==> flow/design.v <==
`timescale 1ns / 1ps
module md5_operation(input [1:0] round, input [3:0] phase, input [511:0] message, input [127:0] current_state, output [127:0] next_state);
	assign next_state = {current_state[31:0], round_operation(round, phase, message, current_state), current_state[95:32]};
	function [4:0] S(input [1:0] round, input [3:0] phase);
		case({round,phase[1:0]})
			4'b00_00: S = 5'd7;
			4'b00_01: S = 5'd12;
			4'b00_10: S = 5'd17;
			4'b00_11: S = 5'd22;
			4'b01_00: S = 5'd5;
			4'b01_01: S = 5'd9;
			4'b01_10: S = 5'd14;
			4'b01_11: S = 5'd20;
			4'b10_00: S = 5'd4;
			4'b10_01: S = 5'd11;
			4'b10_10: S = 5'd16;
			4'b10_11: S = 5'd23;
			4'b11_00: S = 5'd6;
			4'b11_01: S = 5'd10;
			4'b11_10: S = 5'd15;
			4'b11_11: S = 5'd21;
		endcase
	endfunction
	function [3:0] K(input [1:0] round, input [3:0] phase);
		case( {round, phase} )
			6'b00_0000: K = 4'd0; 
			6'b00_0001: K = 4'd1; 
			6'b00_0010: K = 4'd2; 
			6'b00_0011: K = 4'd3; 
			6'b00_0100: K = 4'd4; 
			6'b00_0101: K = 4'd5; 
			6'b00_0110: K = 4'd6; 
			6'b00_0111: K = 4'd7; 
			6'b00_1000: K = 4'd8; 
			6'b00_1001: K = 4'd9; 
			6'b00_1010: K = 4'd10; 
			6'b00_1011: K = 4'd11; 
			6'b00_1100: K = 4'd12; 
			6'b00_1101: K = 4'd13; 
			6'b00_1110: K = 4'd14; 
			6'b00_1111: K = 4'd15; 
			6'b01_0000: K = 4'd1; 
			6'b01_0001: K = 4'd6; 
			6'b01_0010: K = 4'd11; 
			6'b01_0011: K = 4'd0; 
			6'b01_0100: K = 4'd5; 
			6'b01_0101: K = 4'd10; 
			6'b01_0110: K = 4'd15; 
			6'b01_0111: K = 4'd4; 
			6'b01_1000: K = 4'd9; 
			6'b01_1001: K = 4'd14; 
			6'b01_1010: K = 4'd3; 
			6'b01_1011: K = 4'd8; 
			6'b01_1100: K = 4'd13; 
			6'b01_1101: K = 4'd2; 
			6'b01_1110: K = 4'd7; 
			6'b01_1111: K = 4'd12; 
			6'b10_0000: K = 4'd5; 
			6'b10_0001: K = 4'd8; 
			6'b10_0010: K = 4'd11; 
			6'b10_0011: K = 4'd14; 
			6'b10_0100: K = 4'd1; 
			6'b10_0101: K = 4'd4; 
			6'b10_0110: K = 4'd7; 
			6'b10_0111: K = 4'd10; 
			6'b10_1000: K = 4'd13; 
			6'b10_1001: K = 4'd0; 
			6'b10_1010: K = 4'd3; 
			6'b10_1011: K = 4'd6; 
			6'b10_1100: K = 4'd9; 
			6'b10_1101: K = 4'd12; 
			6'b10_1110: K = 4'd15; 
			6'b10_1111: K = 4'd2; 
			6'b11_0000: K = 4'd0; 
			6'b11_0001: K = 4'd7; 
			6'b11_0010: K = 4'd14; 
			6'b11_0011: K = 4'd5; 
			6'b11_0100: K = 4'd12; 
			6'b11_0101: K = 4'd3; 
			6'b11_0110: K = 4'd10; 
			6'b11_0111: K = 4'd1; 
			6'b11_1000: K = 4'd8; 
			6'b11_1001: K = 4'd15; 
			6'b11_1010: K = 4'd6; 
			6'b11_1011: K = 4'd13; 
			6'b11_1100: K = 4'd4; 
			6'b11_1101: K = 4'd11; 
			6'b11_1110: K = 4'd2; 
			default:    K = 4'd9; 
		endcase
	endfunction
	function [31:0] T(input [1:0] round, input [3:0] phase);
		case( {round, phase} )
			6'b00_0000: T = 32'hd76aa478;
			6'b00_0001: T = 32'he8c7b756;
			6'b00_0010: T = 32'h242070db;
			6'b00_0011: T = 32'hc1bdceee;
			6'b00_0100: T = 32'hf57c0faf;
			6'b00_0101: T = 32'h4787c62a;
			6'b00_0110: T = 32'ha8304613;
			6'b00_0111: T = 32'hfd469501;
			6'b00_1000: T = 32'h698098d8;
			6'b00_1001: T = 32'h8b44f7af;
			6'b00_1010: T = 32'hffff5bb1;
			6'b00_1011: T = 32'h895cd7be;
			6'b00_1100: T = 32'h6b901122;
			6'b00_1101: T = 32'hfd987193;
			6'b00_1110: T = 32'ha679438e;
			6'b00_1111: T = 32'h49b40821;
			6'b01_0000: T = 32'hf61e2562;
			6'b01_0001: T = 32'hc040b340;
			6'b01_0010: T = 32'h265e5a51;
			6'b01_0011: T = 32'he9b6c7aa;
			6'b01_0100: T = 32'hd62f105d;
			6'b01_0101: T = 32'h02441453;
			6'b01_0110: T = 32'hd8a1e681;
			6'b01_0111: T = 32'he7d3fbc8;
			6'b01_1000: T = 32'h21e1cde6;
			6'b01_1001: T = 32'hc33707d6;
			6'b01_1010: T = 32'hf4d50d87;
			6'b01_1011: T = 32'h455a14ed;
			6'b01_1100: T = 32'ha9e3e905;
			6'b01_1101: T = 32'hfcefa3f8;
			6'b01_1110: T = 32'h676f02d9;
			6'b01_1111: T = 32'h8d2a4c8a;
			6'b10_0000: T = 32'hfffa3942;
			6'b10_0001: T = 32'h8771f681;
			6'b10_0010: T = 32'h6d9d6122;
			6'b10_0011: T = 32'hfde5380c;
			6'b10_0100: T = 32'ha4beea44;
			6'b10_0101: T = 32'h4bdecfa9;
			6'b10_0110: T = 32'hf6bb4b60;
			6'b10_0111: T = 32'hbebfbc70;
			6'b10_1000: T = 32'h289b7ec6;
			6'b10_1001: T = 32'heaa127fa;
			6'b10_1010: T = 32'hd4ef3085;
			6'b10_1011: T = 32'h04881d05;
			6'b10_1100: T = 32'hd9d4d039;
			6'b10_1101: T = 32'he6db99e5;
			6'b10_1110: T = 32'h1fa27cf8;
			6'b10_1111: T = 32'hc4ac5665;
			6'b11_0000: T = 32'hf4292244;
			6'b11_0001: T = 32'h432aff97;
			6'b11_0010: T = 32'hab9423a7;
			6'b11_0011: T = 32'hfc93a039;
			6'b11_0100: T = 32'h655b59c3;
			6'b11_0101: T = 32'h8f0ccc92;
			6'b11_0110: T = 32'hffeff47d;
			6'b11_0111: T = 32'h85845dd1;
			6'b11_1000: T = 32'h6fa87e4f;
			6'b11_1001: T = 32'hfe2ce6e0;
			6'b11_1010: T = 32'ha3014314;
			6'b11_1011: T = 32'h4e0811a1;
			6'b11_1100: T = 32'hf7537e82;
			6'b11_1101: T = 32'hbd3af235;
			6'b11_1110: T = 32'h2ad7d2bb;
			6'b11_1111: T = 32'heb86d391;
			default:    T = 32'hxxxxxxxx;
		endcase
	endfunction
	function [31:0] round_operation(input [1:0] round, input [3:0] phase, input [511:0] message, input [127:0] current_state);
		reg [31:0] a, b, c, d;
		reg [31:0] before_shift;
		begin
			{a, b, c, d} = current_state;
			case(round)
				2'b00:   before_shift = (b&c | ~b&d);    
				2'b01:   before_shift = (b&d | c& ~d);   
				2'b10:   before_shift = (b ^ c ^ d);     
				default: before_shift = (c ^ (b | ~d));  
			endcase
			before_shift = before_shift + a + message[480-32*K(round,phase) +: 32] + T(round, phase);
			round_operation = b + ((before_shift << S(round, phase)) | (before_shift >> (32-S(round, phase))));
		end
	endfunction
endmodule
`timescale 1ns / 1ps
module md5_iter(output wire [127:0] digest_o, output reg valid, output reg [63:0] value, input clk, rst, input [63:0] message, input new_message);
	reg [1:0] round;
	reg [3:0] phase;
	reg [127:0] digest;
	wire [511:0] padded_message;
	reg [127:0] current_state;
	wire [127:0] next_state;
	reg idle;
	always @ (posedge clk) begin
		if( rst ) begin
			round <= 2'd0;
			phase <= 4'd0;
			valid <= 1'b0;
			current_state <= {32'h67452301, 32'hefcdab89, 32'h98badcfe, 32'h10325476};
			digest <= 128'd0;
			value <= 128'd0;
			idle <= 1'b1;
		end
		else begin
			if( idle ) begin
				round <= 2'd0;
				phase <= 4'd0;
				current_state <= {32'h67452301, 32'hefcdab89, 32'h98badcfe, 32'h10325476};
				idle <= ~new_message;
				if( new_message ) begin
					value <= message;
					valid <= 1'b0;
					digest <= 128'd0;
				end
			end
			else begin
				phase <= phase + 4'd1;
				if( phase == 4'd15 ) begin
					round <= round + 2'd1;
					if( round == 2'd3 ) begin
						valid <= 1'b1;
						digest <= {next_state[127:96]+32'h67452301, next_state[95:64]+32'hefcdab89,  next_state[63:32]+32'h98badcfe, next_state[31:0]+32'h10325476};
						idle <= 1'b1;
					end
				end
				current_state <= next_state;
			end
		end
	end
	md5_operation md50(.round(round), .phase(phase), .message(padded_message), .current_state(current_state), .next_state(next_state));
    assign digest_o[127:96] = {digest[103:96], digest[111:104], digest[119:112], digest[127:120]};
	assign digest_o[95:64] =  {digest[71:64], digest[79:72], digest[87:80], digest[95:88]};
	assign digest_o[63:32] =  {digest[39:32], digest[47:40], digest[55:48], digest[63:56]};
	assign digest_o[31:0] =  {digest[7:0], digest[15:8], digest[23:16], digest[31:24]};
	assign padded_message = {
		message[39:32], message[47:40], message[55:48], message[63:56],
		message[7:0], message[15:8], message[23:16], message[31:24],
		24'd0, 8'b10000000, 352'd0, 24'd0, 8'd64, 32'd0};
endmodule
From RTL to reports: md5_iter
Tool output for the design above, in the order of the flow.
Lines are those of the file above, counted from 1.
Cell names lack the library's common part.
{"block": "inputs", "design": "md5_iter", "clock_port": "clk", "library": "sky130hd", "lib_corner": "tt_025C_1v80"}

Word-level counts
Counts by Yosys on the flattened word-level netlist (proc, flatten, opt, wreduce; memories kept). Register bits leave out memories and registers merged into their read ports (data or address). Print and check cells are left out.
Yosys's memory passes give these memory sizes; they may raise the number of words (mostly to a power of two), join words into wider ones and drop unused or constant bits.
{"block": "op_classes", "addsub": 12, "eq_ne": 5, "shifts": 3, "muxes": 12, "bitwise": 14, "reduce_logical": 6}
{"block": "ops", "operator": "512-bit by 32-bit indexed select with 32-bit output", "count": 1}
{"block": "ops", "operator": "128-bit 2-to-1 mux", "count": 4}
{"block": "ops", "operator": "32-bit adder", "count": 4}
{"block": "ops", "operator": "32-bit bitwise AND", "count": 4}
{"block": "ops", "operator": "32-bit OR", "count": 4}
{"block": "ops", "operator": "32-bit XOR", "count": 3}
{"block": "ops", "operator": "32-bit parallel mux with 3-bit select", "count": 1}
{"block": "ops", "operator": "32-bit adder (second input constant)", "count": 2}
{"block": "ops", "operator": "32-bit NOT", "count": 2}
{"block": "ops", "operator": "32-bit by 29-bit adder with 32-bit output (second input constant)", "count": 1}
{"block": "ops", "operator": "32-bit by 31-bit adder with 32-bit output (second input constant)", "count": 1}
{"block": "ops", "operator": "32-bit by 32-bit right shift with 32-bit output", "count": 1}
{"block": "ops", "operator": "32-bit by 5-bit left shift with 32-bit output", "count": 1}
{"block": "ops", "operator": "9-bit by 9-bit subtractor with 10-bit output (first input constant)", "count": 1}
{"block": "ops", "operator": "6-bit by 5-bit subtractor with 7-bit output (first input constant)", "count": 1}
{"block": "ops", "operator": "1-bit 2-to-1 mux", "count": 7}
{"block": "ops", "operator": "2-bit equality test (second input constant)", "count": 2}
{"block": "ops", "operator": "2-bit nonzero test", "count": 2}
{"block": "ops", "operator": "4-bit by 1-bit adder with 4-bit output (second input constant)", "count": 1}
{"block": "ops", "operator": "4-bit equality test (second input constant)", "count": 1}
{"block": "ops", "operator": "3-bit AND reduction", "count": 1}
{"block": "ops", "operator": "2-bit by 1-bit adder with 2-bit output (second input constant)", "count": 1}
{"block": "ops", "operator": "2-bit by 1-bit equality test with 1-bit output (second input constant)", "count": 1}
{"block": "ops", "operator": "2-bit != test (second input constant)", "count": 1}
{"block": "ops", "operator": "2-bit logical NOT", "count": 1}
{"block": "ops", "operator": "2-bit AND reduction", "count": 1}
{"block": "ops", "operator": "2-bit OR reduction", "count": 1}
{"block": "ops", "operator": "1-bit NOT", "count": 1}
{"block": "word_totals", "ff_bits": 328, "romBits": 2464, "memories": 4, "inputBits": 67, "out_inout_bits": 193, "wordCells": 63}
{"block": "mem_list", "name": "(no name shown)", "words": 64, "word_bits": 32, "rd": 1, "write_ports": 0, "line": 93, "rtl": "case( {round, phase} )"}
{"block": "mem_list", "name": "(no name shown)", "words": 64, "word_bits": 4, "rd": 1, "write_ports": 0, "line": 25, "rtl": "case( {round, phase} )"}
{"block": "mem_list", "name": "(no name shown)", "words": 16, "word_bits": 5, "rd": 1, "write_ports": 0, "line": 5, "rtl": "case({round,phase[1:0]})"}
{"block": "mem_list", "name": "(no name shown)", "words": 16, "word_bits": 5, "rd": 1, "write_ports": 0, "line": 5}

Longest topological paths
Longest topological path by Yosys (ltp), each cell counted once; first at word level (registers and memories cut), then after technology mapping (sequential cells cut; the memories' decode and read muxes count).
{"block": "depth", "word_depth": 14, "ABC_AREA": 1, "depth_mapped": 63, "ltp_nobuf": 60}

Mapped cells and area
The flow's flattened synthesis, as Yosys stat reports it; memories are mapped. The netlist is that of the ABC_AREA named above (0 if unset); the other value can give another one.
{"block": "synth_totals", "cell_count": 4390, "yosys_area_um2": 26879.5, "ff_cells": 328, "n_buf": 196}
{"block": "types", "cell": "dfxtp_1", "count": 328}
{"block": "types", "cell": "nand2_1", "count": 1141}
{"block": "types", "cell": "o21ai_0", "count": 410}
{"block": "types", "cell": "nor2_1", "count": 502}
{"block": "types", "cell": "a21oi_1", "count": 363}
{"block": "types", "cell": "nand3_1", "count": 350}
{"block": "types", "cell": "inv_1", "count": 457}
{"block": "types", "cell": "fa_1", "count": 64}
{"block": "types", "cell": "ha_1", "count": 90}
{"block": "types", "cell": "clkbuf_1", "count": 143}
{"block": "types", "cell": "o211ai_1", "count": 43}
{"block": "types", "cell": "xor2_1", "count": 33}
{"block": "types", "cell": "nand4_1", "count": 40}
{"block": "types", "cell": "a31oi_1", "count": 28}
{"block": "types", "cell": "o21ai_1", "count": 35}
{"block": "types", "cell": "o221ai_1", "count": 17}
{"block": "types", "cell": "nor3_1", "count": 29}
{"block": "types", "cell": "o32ai_1", "count": 15}
Other cell types: 51; their cells: 302.

Worst setup path after synthesis
Source: OpenSTA report_checks on the synthesized netlist (no wires, ideal clock, input and output delay 20% of the period each), path of least setup slack; recovery checks are left aside. Register names are those of the netlist, which keeps one name where synthesis merged equal registers.
{"block": "synth_timing", "path_type": "reg-to-reg", "startpoint": "reg phase[1]", "endpoint": "reg digest[90]", "period_ns": 10.0, "t_first_pin_ns": 0.000, "arrival_time_ns": 7.948, "t_required_ns": 9.868, "slack_ns": 1.920, "delay_ns": 8.080, "stages": 59, "n_path_buf": 3, "period_less_setup_slack_ns": 8.08}
"delay_ns" = arrival - input delay + setup time.
"stages" counts driving pins, that of a launching flip-flop among them; a cell with two outputs on the path counts twice.
"period_less_setup_slack_ns" is the clock period less the worst setup slack; recovery checks do not enter. This is arithmetic on one report: input and output delays are still those of the set period (20% each).
Between the ends stands the longest chain of elaborated cells between them, by number of cells; it is not shown to be the way that was timed. Of several equally long chains one is given.
Each line given opens the expression or statement behind the cell; cells for indexed reads and writes are added by Yosys, which also makes memories of some case tables.
A memory read counts as a cell of the chain, while the word-level depth stops at memories.
A register here has more assigning lines than the two given.
{"block": "synth_between", "cell_sequence": "dfxtp_1 > buf_4 > inv_1 > ha_1 > buf_2 > inv_1 > nand2_2 > nand2_1 > o21ai_1 > nand2_1 > nand2_1 > nor2_1 > nand2_1 > clkinv_1 > clkbuf_1 > nand2_1 > fa_1 > inv_1 > [23 not listed] > nand2_1 > nand2_1 > nand2_2 > a21oi_4 > o21ai_2 > nand2_1 > nand3_1 > nand2_1 > nor2_2 > nand2_1 > nor2_2 > o21ai_1 > nand3b_4 > nor2_2 > nand2_1 > nand2_1 > nand3_1 > a21oi_1", "elab_chain_len": 12, "cells_between": 20, "cone_lines": 9, "cone_classes": "add/sub: 6; eq/ne: 1; shift: 3; mux: 3; logic: 1; reduce/logical: 2; memory: 4"}
{"block": "synth_lines", "element": "start: declaration", "line": 180, "rtl": "reg [3:0] phase;"}
{"block": "synth_lines", "element": "start: assignment", "line": 189, "rtl": "phase <= 4'd0;"}
{"block": "synth_lines", "element": "start: assignment", "line": 209, "rtl": "phase <= phase + 4'd1;"}
{"block": "synth_lines", "element": "memory read 64 x 4 bit", "line": 25, "rtl": "case( {round, phase} )"}
{"block": "synth_lines", "element": "9-bit by 9-bit subtractor with 10-bit output", "line": 172, "rtl": "before_shift = before_shift + a + message[480-32*K(round,phase) +: 32] + T(round, phase);"}
{"block": "synth_lines", "element": "512-bit by 32-bit indexed select with 32-bit output", "line": 172}
{"block": "synth_lines", "element": "32-bit adder (2 in a row)", "line": 172}
{"block": "synth_lines", "element": "32-bit by 5-bit left shift with 32-bit output", "line": 173, "rtl": "round_operation = b + ((before_shift << S(round, phase)) | (before_shift >> (32-S(round, phase))));"}
{"block": "synth_lines", "element": "32-bit OR", "line": 173}
{"block": "synth_lines", "element": "32-bit adder", "line": 173}
{"block": "synth_lines", "element": "32-bit adder", "line": 214, "rtl": "digest <= {next_state[127:96]+32'h67452301, next_state[95:64]+32'hefcdab89, next_state[63:32]+32'h98badcfe, ne ..."}
{"block": "synth_lines", "element": "128-bit 2-to-1 mux", "line": 212, "rtl": "if( round == 2'd3 ) begin"}
{"block": "synth_lines", "element": "128-bit 2-to-1 mux", "line": 210, "rtl": "if( phase == 4'd15 ) begin"}
{"block": "synth_lines", "element": "128-bit 2-to-1 mux", "line": 197, "rtl": "if( idle ) begin"}
{"block": "synth_lines", "element": "end: assignment", "line": 192, "rtl": "digest <= 128'd0;"}
{"block": "synth_lines", "element": "end: assignment", "line": 214}
{"block": "synth_lines", "element": "end: declaration", "line": 181, "rtl": "reg [127:0] digest;"}

Worst path after layout
From the final timing report of run 1: the path of least setup slack in the routed layout; clock arrival at registers is part of the times.
{"block": "layout_timing", "path_type": "input-to-reg", "startpoint": "in message[60]", "endpoint": "reg digest[85]", "period_ns": 10.6, "input_delay_ns": 2.12, "t_first_pin_ns": 2.12, "arrival_time_ns": 8.75, "t_required_ns": 11.11, "slack_ns": 2.36, "stages": 42, "n_path_buf": 5}
A register here has more assigning lines than the two given.
{"block": "layout_between", "cell_sequence": "dlymetal6s2s_1 > nand2_1 > nand2_2 > nand2_4 > fa_1 > fa_1 > inv_2 > ha_4 > clkinvlp_4 > buf_4 > o21ai_4 > nand2_1 > nand2_4 > nand4_1 > nand4_1 > nand3_2 > nand3_4 > nand3_2 > [6 not listed] > nand2_2 > inv_2 > a21oi_4 > o21ai_4 > a21boi_2 > buf_4 > xor2_1 > buf_4 > nor2_4 > o21ai_4 > nand3_4 > nand2_4 > nand2_1 > nand2_2 > nand2_1 > a21oi_2 > nand2_1 > a21oi_1"}
{"block": "layout_lines", "element": "start: declaration", "line": 178, "rtl": "module md5_iter(output wire [127:0] digest_o, output reg valid, output reg [63:0] value, input clk, rst, input ..."}
{"block": "layout_lines", "element": "end: assignment", "line": 192, "rtl": "digest <= 128'd0;"}
{"block": "layout_lines", "element": "end: assignment", "line": 214, "rtl": "digest <= {next_state[127:96]+32'h67452301, next_state[95:64]+32'hefcdab89, next_state[63:32]+32'h98badcfe, ne ..."}
{"block": "layout_lines", "element": "end: declaration", "line": 181, "rtl": "reg [127:0] digest;"}
Chain of elaborated cells between the ends: none given.

Subject: md5_iter on sky130hd, stored results

Hello all,

Measured results for md5_iter: 6 stored runs of the Yosys and OpenROAD flow on sky130hd. The settings differ; the order carries no meaning. The constraints put input and output delay at 20% of the set period each and load the outputs with 0.01 pF.
"achievedPeriod_ns" = clock period - worst setup slack. The figure is calculated, with input and output delays left at 20% of the set period.
"worst_path_ns" is the time allowed to the run's worst setup path (the clock period less input and output delay, where it has them) less its slack. Clock arrival times count: a late capture clock shortens it, a late launch clock lengthens it.

{"run": "run 1", "settings": { "ABC_AREA": 1, "CAP_MARGIN": 40, "CELL_PAD_IN_SITES_GLOBAL_PLACEMENT": 2, "CORE_UTILIZATION": 36, "CTS_CLUSTER_SIZE": 45, "GPL_ROUTABILITY_DRIVEN": 0, "GPL_TIMING_DRIVEN": 1, "MAX_ROUTING_LAYER": "met5", "MIN_ROUTING_LAYER": "met1", "PLACE_DENSITY_LB_ADDON": 0.02, "SETUP_SLACK_MARGIN": 2.22, "SLEW_MARGIN": 15, "TNS_END_PERCENT": 40, "period_ns": 10.6, "CORE_MARGIN": 2 }, "results": { "timing.hold.ws_ns": 0.457, "layout_stdcell_area_um2": 37893.8, "ys_area_um2": 26879.5, "layout_utilization_pct": 51.1, "worst_path_ns": 6.12, "critical_path_type": "input-to-reg", "fin_tns_ns": 0.000, "setup_ws_ns": 2.357, "achievedPeriod_ns": 8.243, "dieArea_um2": 76867.6 }}
{"run": "run 2", "settings": { "ABC_AREA": 0, "CELL_PAD_IN_SITES_GLOBAL_PLACEMENT": 2, "CORE_UTILIZATION": 33, "GPL_ROUTABILITY_DRIVEN": 1, "GPL_TIMING_DRIVEN": 0, "HOLD_SLACK_MARGIN": -0.03, "MAX_ROUTING_LAYER": "met4", "PLACE_DENSITY": 0.72, "SETUP_SLACK_MARGIN": 1.06, "TNS_END_PERCENT": 75, "period_ns": 7.45, "CAP_MARGIN": 20, "CORE_MARGIN": 2, "SLEW_MARGIN": 20 }, "results": { "timing.hold.ws_ns": 0.451, "layout_stdcell_area_um2": 38231.7, "ys_area_um2": 27696.6, "layout_utilization_pct": 45.8, "worst_path_ns": 9.57, "critical_path_type": "reg-to-reg", "fin_tns_ns": -78.769, "setup_ws_ns": -2.120, "achievedPeriod_ns": 9.570, "dieArea_um2": 86262.6 }}
{"run": "run 3", "settings": { "period_ns": 10.0, "CAP_MARGIN": 20, "CORE_MARGIN": 2, "CORE_UTILIZATION": 40, "SLEW_MARGIN": 20 }, "results": { "timing.hold.ws_ns": 0.452, "layout_stdcell_area_um2": 35328.9, "ys_area_um2": 27696.6, "layout_utilization_pct": 51.5, "worst_path_ns": 7.70, "critical_path_type": "input-to-reg", "fin_tns_ns": 0.000, "setup_ws_ns": 0.302, "achievedPeriod_ns": 9.698, "dieArea_um2": 71361.1 }}
{"run": "run 4", "settings": { "period_ns": 6.32, "CAP_MARGIN": 20, "CORE_MARGIN": 2, "CORE_UTILIZATION": 40, "SLEW_MARGIN": 20 }, "results": { "timing.hold.ws_ns": 0.451, "layout_stdcell_area_um2": 41971.5, "ys_area_um2": 27696.6, "layout_utilization_pct": 61.2, "worst_path_ns": 9.04, "critical_path_type": "reg-to-reg", "fin_tns_ns": -126.059, "setup_ws_ns": -2.725, "achievedPeriod_ns": 9.045, "dieArea_um2": 71361.1 }}
{"run": "run 5", "settings": { "ABC_AREA": 0, "CELL_PAD_IN_SITES_GLOBAL_PLACEMENT": 0, "CORE_ASPECT_RATIO": 0.78, "CORE_UTILIZATION": 41, "GPL_TIMING_DRIVEN": 0, "SETUP_SLACK_MARGIN": 3.21, "SLEW_MARGIN": 25, "period_ns": 15.5, "CAP_MARGIN": 20, "CORE_MARGIN": 2 }, "results": { "timing.hold.ws_ns": 0.452, "layout_stdcell_area_um2": 32849.0, "ys_area_um2": 27696.6, "layout_utilization_pct": 48.9, "worst_path_ns": 8.94, "critical_path_type": "input-to-reg", "fin_tns_ns": 0.000, "setup_ws_ns": 3.463, "achievedPeriod_ns": 12.037, "dieArea_um2": 69664.1 }}
{"run": "run 6", "settings": { "CORE_UTILIZATION": 67, "period_ns": 9.85, "CAP_MARGIN": 20, "CORE_MARGIN": 2, "SLEW_MARGIN": 20 }, "results": { "timing.hold.ws_ns": 0.452, "layout_stdcell_area_um2": 34556.9, "ys_area_um2": 27696.6, "layout_utilization_pct": 84.6, "worst_path_ns": 7.78, "critical_path_type": "input-to-reg", "fin_tns_ns": 0.000, "setup_ws_ns": 0.095, "achievedPeriod_ns": 9.755, "dieArea_um2": 42979.5 }}

Thanks
